==> flow/design.v <==
package typedefs;
parameter NUM_OPS  = 32;
parameter WIDTH_OP = $clog2(NUM_OPS);
typedef enum logic[WIDTH_OP-1:0] {ALU_ADD , ALU_SUB , ALU_NOT , ALU_AND , ALU_OR , ALU_XOR , ALU_SLL , ALU_SRL , ALU_SLA , ALU_SRA , EQ , GRT , GTU , GTE , LTE , GEU , LEU, ALU_BSL} alu_opcode_t;
typedef enum logic[5:0] {
    ADD   = 6'b000000,
    SUB   = 6'b000001,
    NOT   = 6'b000010,
    AND   = 6'b000011,
    OR    = 6'b000100,
    XOR   = 6'b000101,
    SLL   = 6'b000110,
    SRL   = 6'b000111,
    SRA   = 6'b001000,
    ADDI  = 6'b001001,
    LUI   = 6'b001010,
    ANDI  = 6'b001011,
    ORI   = 6'b001100,
    XORI  = 6'b001101,
    BEQ   = 6'b001110,
    BNE   = 6'b001111,
    BLT   = 6'b010000,
    BGT   = 6'b010001,
    BGE   = 6'b010010,
    BLE   = 6'b010011,
    BLTU  = 6'b010100,
    BGTU  = 6'b010101,
    BGEU  = 6'b010110,
    BLEU  = 6'b010111,
    JAL   = 6'b011000,
    LW    = 6'b011001,
    SW    = 6'b011010,
    LAD   = 6'b011011,
    LOA   = 6'b011100
} opcode_t;
endpackage
module Mux2x1
( 
  input  [15:0] a   ,
  input  [15:0] b   ,
  input  sel ,
  output [15:0] out 
);
logic [15:0] aux;
assign out = aux;
always_comb begin
        aux = (sel == 1'b1) ? b : a;
end
endmodule
module Reg
#(
    parameter WIDTH = 16
)
(
    input  [WIDTH-1:0]  in,
    input               clk,
    input               rst,
    output [WIDTH-1:0]  out
);
logic [WIDTH-1:0] aux;
assign out = aux;
always_ff @(posedge clk or negedge rst) begin
    if (!rst) begin
        aux <= '0;
    end
    else begin
        aux <= in;
    end
end
endmodule
module RegFile
#(
    parameter WIDTH = 16,
    parameter DEPTH = 32,
    parameter ADDR_SIZE = $clog2(DEPTH)
)
(
    input  [ADDR_SIZE-1:0] a1,
    input  [ADDR_SIZE-1:0] a2,
    input  [WIDTH-1:0]     wdata,
    input                  we,
    input                  clk,
    input                  rst,
    output [WIDTH-1:0]     rd1,
    output [WIDTH-1:0]     rd2
);
logic [WIDTH-1:0] file [DEPTH-1:0];  
logic [WIDTH-1:0] out1, out2;
assign rd1 = out1;
assign rd2 = out2;
always_comb begin
	out1 = file[a1];
	out2 = file[a2];
end
always_ff @(negedge clk or negedge rst) begin
    if (!rst) begin
        integer i;
        for (i = 0; i < DEPTH; i = i + 1) begin
            file[i] <= '0;
        end
    end else if (we) begin
        file[a2] <= wdata;
    end
end
endmodule
import typedefs::*;
module ALU
#(
    parameter WIDTH    = 16
)
(
    input  [WIDTH-1:0]    a     ,
    input  [WIDTH-1:0]    b     ,
    input  typedefs::alu_opcode_t       opcode,
    output [WIDTH-1:0]    out   ,
    output                comp
);
logic [WIDTH-1:0] aux_out;
logic             aux_comp;
assign out = aux_out;
assign comp = aux_comp;
always_comb begin
    case (opcode)
        ALU_ADD : begin
            aux_out = (a + b);
            aux_comp = '0;
        end
        ALU_SUB : begin
            aux_out = (a - b);
            aux_comp = '0;
        end
        ALU_NOT : begin
            aux_out = ~a;
            aux_comp = '0;
        end
        ALU_AND : begin
            aux_out = (a & b);
            aux_comp = '0;
        end
        ALU_OR  : begin
            aux_out = (a | b);
            aux_comp = '0;
        end
        ALU_XOR : begin
            aux_out = (a ^ b);
            aux_comp = '0;
        end
        ALU_SLL : begin
            aux_out = (a << b);
            aux_comp = '0;
        end
        ALU_SRL : begin
            aux_out = (a >> b);
            aux_comp = '0;
        end
        ALU_SLA : begin
            aux_out = (a <<< b);
            aux_comp = '0;
        end
        ALU_SRA : begin
            aux_out = (a >>> b);
            aux_comp = '0;
        end
        EQ  : begin
            aux_out = '0;
            aux_comp = (signed'(a) == signed'(b)) ? '1 : '0;
        end
        GRT : begin
            aux_out = '0;
            aux_comp = (signed'(a) > signed'(b)) ? '1 : '0;
        end
        GTU : begin
            aux_out = '0;
            aux_comp = (a > b) ? '1 : '0;
        end
        GTE : begin
            aux_out = '0;
            aux_comp = (signed'(a) >= signed'(b)) ? '1 : '0;
        end
        LTE : begin
            aux_out = '0;
            aux_comp = (signed'(a) <= signed'(b)) ? '1 : '0;
        end
        GEU : begin
            aux_out = '0;
            aux_comp = (a >= b) ? '1 : '0;
        end
        LEU : begin
            aux_out = '0;
            aux_comp = (a <= b) ? '1 : '0;
        end
		  ALU_BSL : begin		 
            aux_out = (b << 8);
            aux_comp = '0;
        end
        default : begin
            aux_out = '0;
            aux_comp = '0;
        end
    endcase
end
endmodule
import typedefs::*;
module Controller
(
    input  logic        clk       ,
    input  typedefs::opcode_t     op        ,
    input  logic        comp      ,
    output logic        sel_PC    ,
    output logic        sum_imm   ,
    output logic        store_pc  ,
    output logic        reg_we    ,
    output logic        alu_imm   ,
    output typedefs::alu_opcode_t alu_ctrl  ,
    output logic        alu_bypass,
	 output logic			alu_feedback_in,
    output logic        mem_we    ,
    output logic        mem_bypass
);
always_comb begin
    case(op)
        ADD  : begin
            sel_PC     = '0;
            sum_imm    = '0;
            store_pc   = '0;
            reg_we     = '0;
            alu_imm    = '0;
            alu_ctrl   = ALU_ADD;
            alu_bypass = '0;
				alu_feedback_in = '0;
            mem_we     = '0;
            mem_bypass = '0;        
        end
        SUB  : begin
            sel_PC     = '0;
            sum_imm    = '0;
            store_pc   = '0;
            reg_we     = '0;
            alu_imm    = '0;
            alu_ctrl   = ALU_SUB;
            alu_bypass = '0;
				alu_feedback_in = '0;
            mem_we     = '0;
            mem_bypass = '0;        
        end
        NOT : begin
            sel_PC     = '0;
            sum_imm    = '0;
            store_pc   = '0;
            reg_we     = '0;
            alu_imm    = '0;
            alu_ctrl   = ALU_NOT;
            alu_bypass = '0;
				alu_feedback_in = '0;
            mem_we     = '0;
            mem_bypass = '0;        
        end
        AND  : begin
            sel_PC     = '0;
            sum_imm    = '0;
            store_pc   = '0;
            reg_we     = '0;
            alu_imm    = '0;
            alu_ctrl   = ALU_AND;
            alu_bypass = '0;
				alu_feedback_in = '0;
            mem_we     = '0;
            mem_bypass = '0;        
        end
        OR   : begin
            sel_PC     = '0;
            sum_imm    = '0;
            store_pc   = '0;
            reg_we     = '0;
            alu_imm    = '0;
            alu_ctrl   = ALU_OR;
            alu_bypass = '0;
				alu_feedback_in = '0;
            mem_we     = '0;
            mem_bypass = '0;        
        end
        XOR  : begin
            sel_PC     = '0;
            sum_imm    = '0;
            store_pc   = '0;
            reg_we     = '0;
            alu_imm    = '0;
            alu_ctrl   = ALU_XOR;
            alu_bypass = '0;
				alu_feedback_in = '0;
            mem_we     = '0;
            mem_bypass = '0;        
        end
        SLL  : begin
            sel_PC     = '0;
            sum_imm    = '0;
            store_pc   = '0;
            reg_we     = '0;
            alu_imm    = '0;
            alu_ctrl   = ALU_SLL;
            alu_bypass = '0;
				alu_feedback_in = '0;
            mem_we     = '0;
            mem_bypass = '0;        
        end
        SRL  : begin
            sel_PC     = '0;
            sum_imm    = '0;
            store_pc   = '0;
            reg_we     = '0;
            alu_imm    = '0;
            alu_ctrl   = ALU_SRL;
            alu_bypass = '0;
				alu_feedback_in = '0;
            mem_we     = '0;
            mem_bypass = '0;        
        end
        SRA  : begin
            sel_PC     = '0;
            sum_imm    = '0;
            store_pc   = '0;
            reg_we     = '0;
            alu_imm    = '0;
            alu_ctrl   = ALU_SRA;
            alu_bypass = '0;
				alu_feedback_in = '0;
            mem_we     = '0;
            mem_bypass = '0;        
        end
        ADDI : begin
            sel_PC     = '0;
            sum_imm    = '0;
            store_pc   = '0;
            reg_we     = '0;
            alu_imm    = '1;
            alu_ctrl   = ALU_ADD;
            alu_bypass = '0;
				alu_feedback_in = '1;
            mem_we     = '0;
            mem_bypass = '0;        
        end
        LUI  : begin
            sel_PC     = '0;
            sum_imm    = '0;
            store_pc   = '0;
            reg_we     = '0;
            alu_imm    = '1;
            alu_ctrl   = ALU_BSL;
            alu_bypass = '0;
				alu_feedback_in = '0;
            mem_we     = '0;
            mem_bypass = '0;        
        end
        ANDI : begin
            sel_PC     = '0;
            sum_imm    = '0;
            store_pc   = '0;
            reg_we     = '0;
            alu_imm    = '1;
            alu_ctrl   = ALU_AND;
            alu_bypass = '0;
				alu_feedback_in = '1;
            mem_we     = '0;
            mem_bypass = '0;        
        end
        ORI  : begin
            sel_PC     = '0;
            sum_imm    = '0;
            store_pc   = '0;
            reg_we     = '0;
            alu_imm    = '1;
            alu_ctrl   = ALU_OR;
            alu_bypass = '0;
				alu_feedback_in = '1;
            mem_we     = '0;
            mem_bypass = '0;        
        end
        XORI : begin
            sel_PC     = '0;
            sum_imm    = '0;
            store_pc   = '0;
            reg_we     = '0;
            alu_imm    = '1;
            alu_ctrl   = ALU_XOR;
            alu_bypass = '0;
				alu_feedback_in = '1;
            mem_we     = '0;
            mem_bypass = '0;        
        end
        BEQ  : begin
            sel_PC     = '0;
            if(comp == '1) 
                sum_imm = '1;
            else
                sum_imm = '0;
            store_pc   = '0;
            reg_we     = '0;
            alu_imm    = '0;
            alu_ctrl   = EQ;
				alu_feedback_in = '0;
            alu_bypass = '0;
            mem_we     = '0;
            mem_bypass = '0;
        end
        BNE  : begin
            sel_PC     = '0;
            if(comp == '0) 
                sum_imm = '1;
            else
                sum_imm = '0;
            store_pc   = '0;
            reg_we     = '0;
            alu_imm    = '0;
            alu_ctrl   = EQ;
				alu_feedback_in = '0;
            alu_bypass = '0;
            mem_we     = '0;
            mem_bypass = '0;
        end
        BGT  : begin
            sel_PC     = '0;
            if(comp == '1) 
                sum_imm = '1;
            else
                sum_imm = '0;
            store_pc   = '0;
            reg_we     = '0;
            alu_imm    = '0;
            alu_ctrl   = GRT;
				alu_feedback_in = '0;
            alu_bypass = '0;
            mem_we     = '0;
            mem_bypass = '0;
        end
        BLT  : begin
            sel_PC     = '0;
            if(comp == '0) 
                sum_imm = '1;
            else
                sum_imm = '0;
            store_pc   = '0;
            reg_we     = '0;
            alu_imm    = '0;
            alu_ctrl   = GRT;
				alu_feedback_in = '0;
            alu_bypass = '0;
            mem_we     = '0;
            mem_bypass = '0;
        end
        BGE  : begin
            sel_PC     = '0;
            if(comp == '1) 
                sum_imm = '1;
            else
                sum_imm = '0;
            store_pc   = '0;
            reg_we     = '0;
            alu_imm    = '0;
            alu_ctrl   = GTE;
				alu_feedback_in = '0;
            alu_bypass = '0;
            mem_we     = '0;
            mem_bypass = '0;
        end
        BLE : begin
            sel_PC     = '0;
            if(comp == '1) 
                sum_imm = '1;
            else
                sum_imm = '0;
            store_pc   = '0;
            reg_we     = '0;
            alu_imm    = '0;
            alu_ctrl   = LTE;
				alu_feedback_in = '0;
            alu_bypass = '0;
            mem_we     = '0;
            mem_bypass = '0;
        end
        BGTU : begin
            sel_PC     = '0;
            if(comp == '1) 
                sum_imm = '1;
            else
                sum_imm = '0;
            store_pc   = '0;
            reg_we     = '0;
            alu_imm    = '0;
            alu_ctrl   = GTU;
				alu_feedback_in = '0;
            alu_bypass = '0;
            mem_we     = '0;
            mem_bypass = '0;
        end
        BLTU : begin
            sel_PC     = '0;
            if(comp == '0) 
                sum_imm = '1;
            else
                sum_imm = '0;
            store_pc   = '0;
            reg_we     = '0;
            alu_imm    = '0;
            alu_ctrl   = GTU;
				alu_feedback_in = '0;
            alu_bypass = '0;
            mem_we     = '0;
            mem_bypass = '0;
        end
        BGEU : begin
            sel_PC     = '0;
            if(comp == '1) 
                sum_imm = '1;
            else
                sum_imm = '0;
            store_pc   = '0;
            reg_we     = '0;
            alu_imm    = '0;
            alu_ctrl   = GEU;
				alu_feedback_in = '0;
            alu_bypass = '0;
            mem_we     = '0;
            mem_bypass = '0;
        end
        BLEU : begin
            sel_PC     = '0;
            if(comp == '1) 
                sum_imm = '1;
            else
                sum_imm = '0;
            store_pc   = '0;
            reg_we     = '0;
            alu_imm    = '0;
            alu_ctrl   = LEU;
				alu_feedback_in = '0;
            alu_bypass = '0;
            mem_we     = '0;
            mem_bypass = '0;
        end
        JAL  : begin
            sel_PC     = '1;
            sum_imm    = '0;
            store_pc   = '1;
            reg_we     = '1;
            alu_imm    = '0;
            alu_ctrl   = ALU_ADD;
            alu_bypass = '0;
				alu_feedback_in = '0;
            mem_we     = '0;
            mem_bypass = '0;
        end
        LW   : begin
            sel_PC     = '0;
            sum_imm    = '0;
            store_pc   = '0;
            reg_we     = '1;
            alu_imm    = '0;
            alu_ctrl   = ALU_ADD;
            alu_bypass = '0;
				alu_feedback_in = '0;
            mem_we     = '0;
            mem_bypass = '0;
        end
        SW   : begin
            sel_PC     = '0;
            sum_imm    = '0;
            store_pc   = '0;
            reg_we     = '0;
            alu_imm    = '0;
            alu_ctrl   = ALU_ADD;
            alu_bypass = '0;
				alu_feedback_in = '0;
            mem_we     = '1;
            mem_bypass = '0;
        end
        LAD  : begin
            sel_PC     = '0;
            sum_imm    = '0;
            store_pc   = '0;
            reg_we     = '1;
            alu_imm    = '0;
            alu_ctrl   = ALU_ADD;
            alu_bypass = '0;
				alu_feedback_in = '0;
            mem_we     = '0;
            mem_bypass = '1;
        end
        LOA  : begin
            sel_PC     = '0;
            sum_imm    = '0;
            store_pc   = '0;
            reg_we     = '0;
            alu_imm    = '0;
            alu_ctrl   = ALU_ADD;
            alu_bypass = '1;
				alu_feedback_in = '0;
            mem_we     = '0;
            mem_bypass = '0;
        end
        default : begin
            sel_PC     = '0;
            sum_imm    = '0;
            store_pc   = '0;
            reg_we     = '0;
            alu_imm    = '0;
            alu_ctrl   = ALU_ADD;
            alu_bypass = '0;
				alu_feedback_in = '0;
            mem_we     = '0;
            mem_bypass = '0;
        end
    endcase
end
endmodule
import typedefs::*;
module SingleCycle_Top
(
	input				CLK	,
	input				RST	,
	output [9:0]	IMEM_ADDR	,
	input	 [15:0]	IMEM_RDATA	,
	output [9:0]	DMEM_ADDR	,
	output [15:0]	DMEM_WDATA	,
	output			DMEM_WE		,
	input	 [15:0]	DMEM_RDATA
);
	wire [15:0] sel_pc_out;
	wire [15:0] pc_out;
	wire [15:0] im_out;
	wire [15:0] alu_in;
	wire [15:0] rd1;
	wire [15:0] rd2;
	wire [15:0] alu_imm_out;
	wire [15:0] alu_out;
	wire [15:0] alu_bypass_out;
	wire [15:0] aux_out;
	wire [15:0] mem_out;
	wire [15:0] mem_bypass_out;
	wire [15:0] store_pc_out;
	wire [15:0] sum_imm_out;
	wire               comp;
	wire               sel_pc;    
	wire               sum_imm;   
	wire               store_pc;  
	wire               reg_we;    
	wire               alu_imm;   
	typedefs::alu_opcode_t alu_ctrl;  
	wire               alu_bypass;
	wire					 alu_feedback_in;
	wire               mem_we;    
	wire               mem_bypass;
	Controller control_block(
		.clk(CLK), 
		.op(typedefs::opcode_t'(im_out[15:10])), 
		.comp(comp), 
		.sel_PC(sel_pc), 
		.sum_imm(sum_imm), 
		.store_pc(store_pc), 
		.reg_we(reg_we), 
		.alu_imm(alu_imm), 
		.alu_ctrl(alu_ctrl), 
		.alu_bypass(alu_bypass),
		.alu_feedback_in(alu_feedback_in),
		.mem_we(mem_we), 
		.mem_bypass(mem_bypass)
	);
	Mux2x1 feedback_mux(
		.a(rd1), 
		.b(aux_out), 
		.sel(alu_feedback_in), 
		.out(alu_in)
	);
	Mux2x1 pc_mux(
		.a(pc_out + sum_imm_out), 
		.b(aux_out), 
		.sel(sel_pc), 
		.out(sel_pc_out)
	);
	Mux2x1 sum_imm_mux(
		.a(16'h1), 
		.b(aux_out), 
		.sel(sum_imm), 
		.out(sum_imm_out)
	);
	Reg pc(
		.in(sel_pc_out), 
		.clk(CLK),
		.rst(RST), 
		.out(pc_out)
	);
	assign IMEM_ADDR = pc_out[9:0];
	assign im_out    = IMEM_RDATA;
	RegFile reg_file(
		.a1(im_out[9:5]), 
		.a2(im_out[4:0]), 
		.wdata(store_pc_out), 
		.we(reg_we), 
		.clk(CLK),
		.rst(RST),
		.rd1(rd1), 
		.rd2(rd2)
	);
	Mux2x1 alu_imm_mux(
		.a(rd2), 
		.b({8'h0, im_out[7:0]}), 
		.sel(alu_imm), 
		.out(alu_imm_out)
	);
	ALU my_alu(
		.a(alu_in), 
		.b(alu_imm_out), 
		.opcode(alu_ctrl), 
		.out(alu_out), 
		.comp(comp)
	);
	Mux2x1 alu_bypass_mux(
		.a(alu_out), 
		.b(alu_imm_out), 
		.sel(alu_bypass), 
		.out(alu_bypass_out)
	);
	Reg aux(
		.in(alu_bypass_out), 
		.clk(CLK), 
		.rst(RST),
		.out(aux_out)
	);
	assign DMEM_ADDR  = aux_out[9:0];
	assign DMEM_WDATA = rd2;
	assign DMEM_WE    = mem_we;
	assign mem_out    = DMEM_RDATA;
	Mux2x1 mem_bypass_mux(
		.a(mem_out), 
		.b(aux_out), 
		.sel(mem_bypass), 
		.out(mem_bypass_out)
	);
	Mux2x1 store_pc_mux(
		.a(mem_bypass_out), 
		.b(pc_out), 
		.sel(store_pc), 
		.out(store_pc_out)
	);
endmodule
# Tool chain data of SingleCycle_Top
# The steps from the RTL of SingleCycle_Top to its reports follow in flow order.
# Line numbers count from 1 in the design file above.
# Not given: -
dict set report inputs {
  design {SingleCycle_Top}
  clock_port {CLK}
  cell_library {sky130hd}
  lib_corner {tt_025C_1v80}
}

# Word level
# Yosys after proc, flatten, opt, wreduce and memory -nomap, before mapping. Enables and synchronous resets that opt folds into registers are not counted as muxes. Print and check cells are not counted.
dict set report bits {
  register_bits 544
  output_inout_bits 37
}
dict set report classes {
  n_addsub 3
  shift 4
  mux 29
  bitwise 4
  n_reduce_logical 46
  cmp 6
  n_eq 108
}
# op n
set ops {}
lappend ops {{case mux 16 bit (select 32 bit)} 2}
lappend ops {{case mux 16 bit (select 11 bit)} 1}
lappend ops {{== test 5 bit (second input constant)} 34}
lappend ops {{== test 5 x 4 -> 1 bit (second input constant)} 24}
lappend ops {{2-to-1 mux 16 bit} 7}
lappend ops {{case mux 5 bit (select 16 bit)} 1}
lappend ops {{== test 6 x 5 -> 1 bit (second input constant)} 13}
lappend ops {{AND reduction 2 bit} 32}
lappend ops {{== test 5 x 3 -> 1 bit (second input constant)} 12}
lappend ops {{== test 6 x 4 -> 1 bit (second input constant)} 8}
lappend ops {{adder 16 bit} 2}
lappend ops {{greater-or-equal comparator 16 bit} 2}
lappend ops {{greater-than comparator 16 bit} 2}
lappend ops {{less-or-equal comparator 16 bit} 2}
lappend ops {{== test 5 x 2 -> 1 bit (second input constant)} 6}
lappend ops {{== test 6 x 3 -> 1 bit (second input constant)} 4}
lappend ops {{subtractor 16 bit} 1}
lappend ops {{== test 16 bit} 1}
lappend ops {{bitwise AND 16 bit} 1}
lappend ops {{bitwise OR 16 bit} 1}
lappend ops {{bitwise XOR 16 bit} 1}
lappend ops {{<< shifter 16 x 16 -> 16 bit} 1}
lappend ops {{right shift 16 x 16 -> 16 bit} 1}
lappend ops {{<<< shifter 16 x 16 -> 16 bit} 1}
lappend ops {{>>> shifter 16 x 16 -> 16 bit} 1}
lappend ops {{inverter 16 bit} 1}
lappend ops {{2-to-1 mux 1 bit} 16}
lappend ops {{== test 5 x 1 -> 1 bit (second input constant)} 3}
# Other operator kinds: 10; their cells: 19.

# Logic depth
# Yosys ltp: most cells in a row. Word level: on the elaborated netlist, between registers, memories and ports. Mapped: between sequential cells and ports; inverters and the memories' decode and read muxes count.
dict set report depth {
  depth_word 12
  ABC_AREA 0
  depth_mapped 38
  depth_no_buf 34
}

# Mapped cells and area
# Source: synth_stat.txt of the flow (Yosys; design flattened, memories mapped). It holds for the ABC_AREA given above (unset counts as 0); a run with the other value may have another netlist.
# cell_type n type_area_um2
set types {}
lappend types {sky130_fd_sc_hd__dfrtn_1 512 1.28E+04}
lappend types {sky130_fd_sc_hd__o21ai_0 592 2.96E+03}
lappend types {sky130_fd_sc_hd__nand2_1 643 2.41E+03}
lappend types {sky130_fd_sc_hd__nand3_1 427 2137.05}
lappend types {sky130_fd_sc_hd__and3_1 156 975.936}
lappend types {sky130_fd_sc_hd__clkbuf_1 236 885.85}
lappend types {sky130_fd_sc_hd__dfrtp_1 32 800.768}
lappend types {sky130_fd_sc_hd__ha_1 63 788.256}
lappend types {sky130_fd_sc_hd__nand4_1 124 775.744}
lappend types {sky130_fd_sc_hd__mux2i_1 63 630.605}
lappend types {sky130_fd_sc_hd__a22oi_1 82 615.59}
lappend types {sky130_fd_sc_hd__nor2_1 141 529.258}
lappend types {sky130_fd_sc_hd__a21oi_1 101 505.485}
lappend types {sky130_fd_sc_hd__buf_2 88 440.422}
lappend types {sky130_fd_sc_hd__a2111oi_0 45 394.128}
lappend types {sky130_fd_sc_hd__a32oi_1 38 332.819}
lappend types {sky130_fd_sc_hd__buf_4 37 277.766}
lappend types {sky130_fd_sc_hd__inv_1 66 247.738}
# Other cell types: 96; their cells: 649.
dict set report synth_totals {
  ffs 544
  yosys_area_um2 33711.1
  stdcells 4095
  sequential_area_um2 13613.1
}
# The figures by module come from a second, unflattened synthesis with its own total; it is not the netlist above.
dict set report hier_totals {
  cells_unflattened 3570
  hier_area_um2 35985.8
}
# Each row is one instance without its submodules.
# module n_cells area_um2 mod_seq_area_um2 n_inst
set modules {}
lappend modules {RegFile 2634 28010.6 12812.3 1}
lappend modules {ALU 612 4262.8 0.0 1}
lappend modules {Mux2x1 18 249.0 0.0 7}
lappend modules {SingleCycle_Top 106 813.3 0.0 1}
lappend modules {Reg 16 400.4 400.4 2}
lappend modules {Controller 60 355.3 0.0 1}

; 4 stored runs of SingleCycle_Top in the flow (synthesis by Yosys, layout by OpenROAD, sky130hd cells), in arbitrary order. Constraints: input delay and output delay 20% of the set period each, output load 0.01 pF.
; "power.total_mw": no workload was simulated; the value follows from the tool's default switching activity.

[record 1: settings]
CAP_MARGIN = 10
CORE_UTILIZATION = 36
CTS_CLUSTER_DIAMETER = 22
CTS_CLUSTER_SIZE = 35
GPL_TIMING_DRIVEN = 1
MAX_ROUTING_LAYER = met5
MIN_ROUTING_LAYER = met1
PLACE_DENSITY_LB_ADDON = 0.15
TNS_END_PERCENT = 80
period_ns = 20.3
CORE_MARGIN = 2
SLEW_MARGIN = 20
[record 1: results]
power.total_mw = 4.723
stdcell_area_um2 = 42570.8
tns_ns = 0.000
final_setup_ws_ns = 1.147
worst_hold_slack_ns = 0.433
design_die_area_um2 = 96106.2
yosys_chip_area_um2 = 33711.1
layout_utilization_frac = 0.458

[record 2: settings]
ABC_AREA = 1
CAP_MARGIN = 30
CORE_ASPECT_RATIO = 1.81
CORE_UTILIZATION = 36
CTS_CLUSTER_SIZE = 98
GPL_ROUTABILITY_DRIVEN = 0
HOLD_SLACK_MARGIN = 0.27
SLEW_MARGIN = 25
TNS_END_PERCENT = 95
period_ns = 21.2
CORE_MARGIN = 2
[record 2: results]
layout_utilization_frac = 0.406
stdcell_area_um2 = 37309.5
yosys_chip_area_um2 = 33296.9
tns_ns = 0.000
worst_hold_slack_ns = 0.433
design_die_area_um2 = 95048.4
power.total_mw = 2.630
final_setup_ws_ns = 2.404

[record 3: settings]
CORE_UTILIZATION = 40
period_ns = 15.6
CAP_MARGIN = 20
CORE_MARGIN = 2
SLEW_MARGIN = 20
[record 3: results]
stdcell_area_um2 = 38709.6
tns_ns = 0.000
worst_hold_slack_ns = 0.441
power.total_mw = 3.950
design_die_area_um2 = 86615.4
final_setup_ws_ns = 0.524
yosys_chip_area_um2 = 33711.1
layout_utilization_frac = 0.463

[record 4: settings]
ABC_AREA = 1
CAP_MARGIN = 10
CELL_PAD_IN_SITES_GLOBAL_PLACEMENT = 2
CORE_ASPECT_RATIO = 1.42
CORE_MARGIN = 4
CORE_UTILIZATION = 24
CTS_CLUSTER_DIAMETER = 88
CTS_CLUSTER_SIZE = 77
GPL_ROUTABILITY_DRIVEN = 0
MAX_ROUTING_LAYER = met4
PLACE_DENSITY_LB_ADDON = 0.17
SLEW_MARGIN = 25
period_ns = 16.0
[record 4: results]
design_die_area_um2 = 144853.0
yosys_chip_area_um2 = 33296.9
tns_ns = 0.000
final_setup_ws_ns = 0.464
stdcell_area_um2 = 38520.7
layout_utilization_frac = 0.28
worst_hold_slack_ns = 0.433
power.total_mw = 3.437
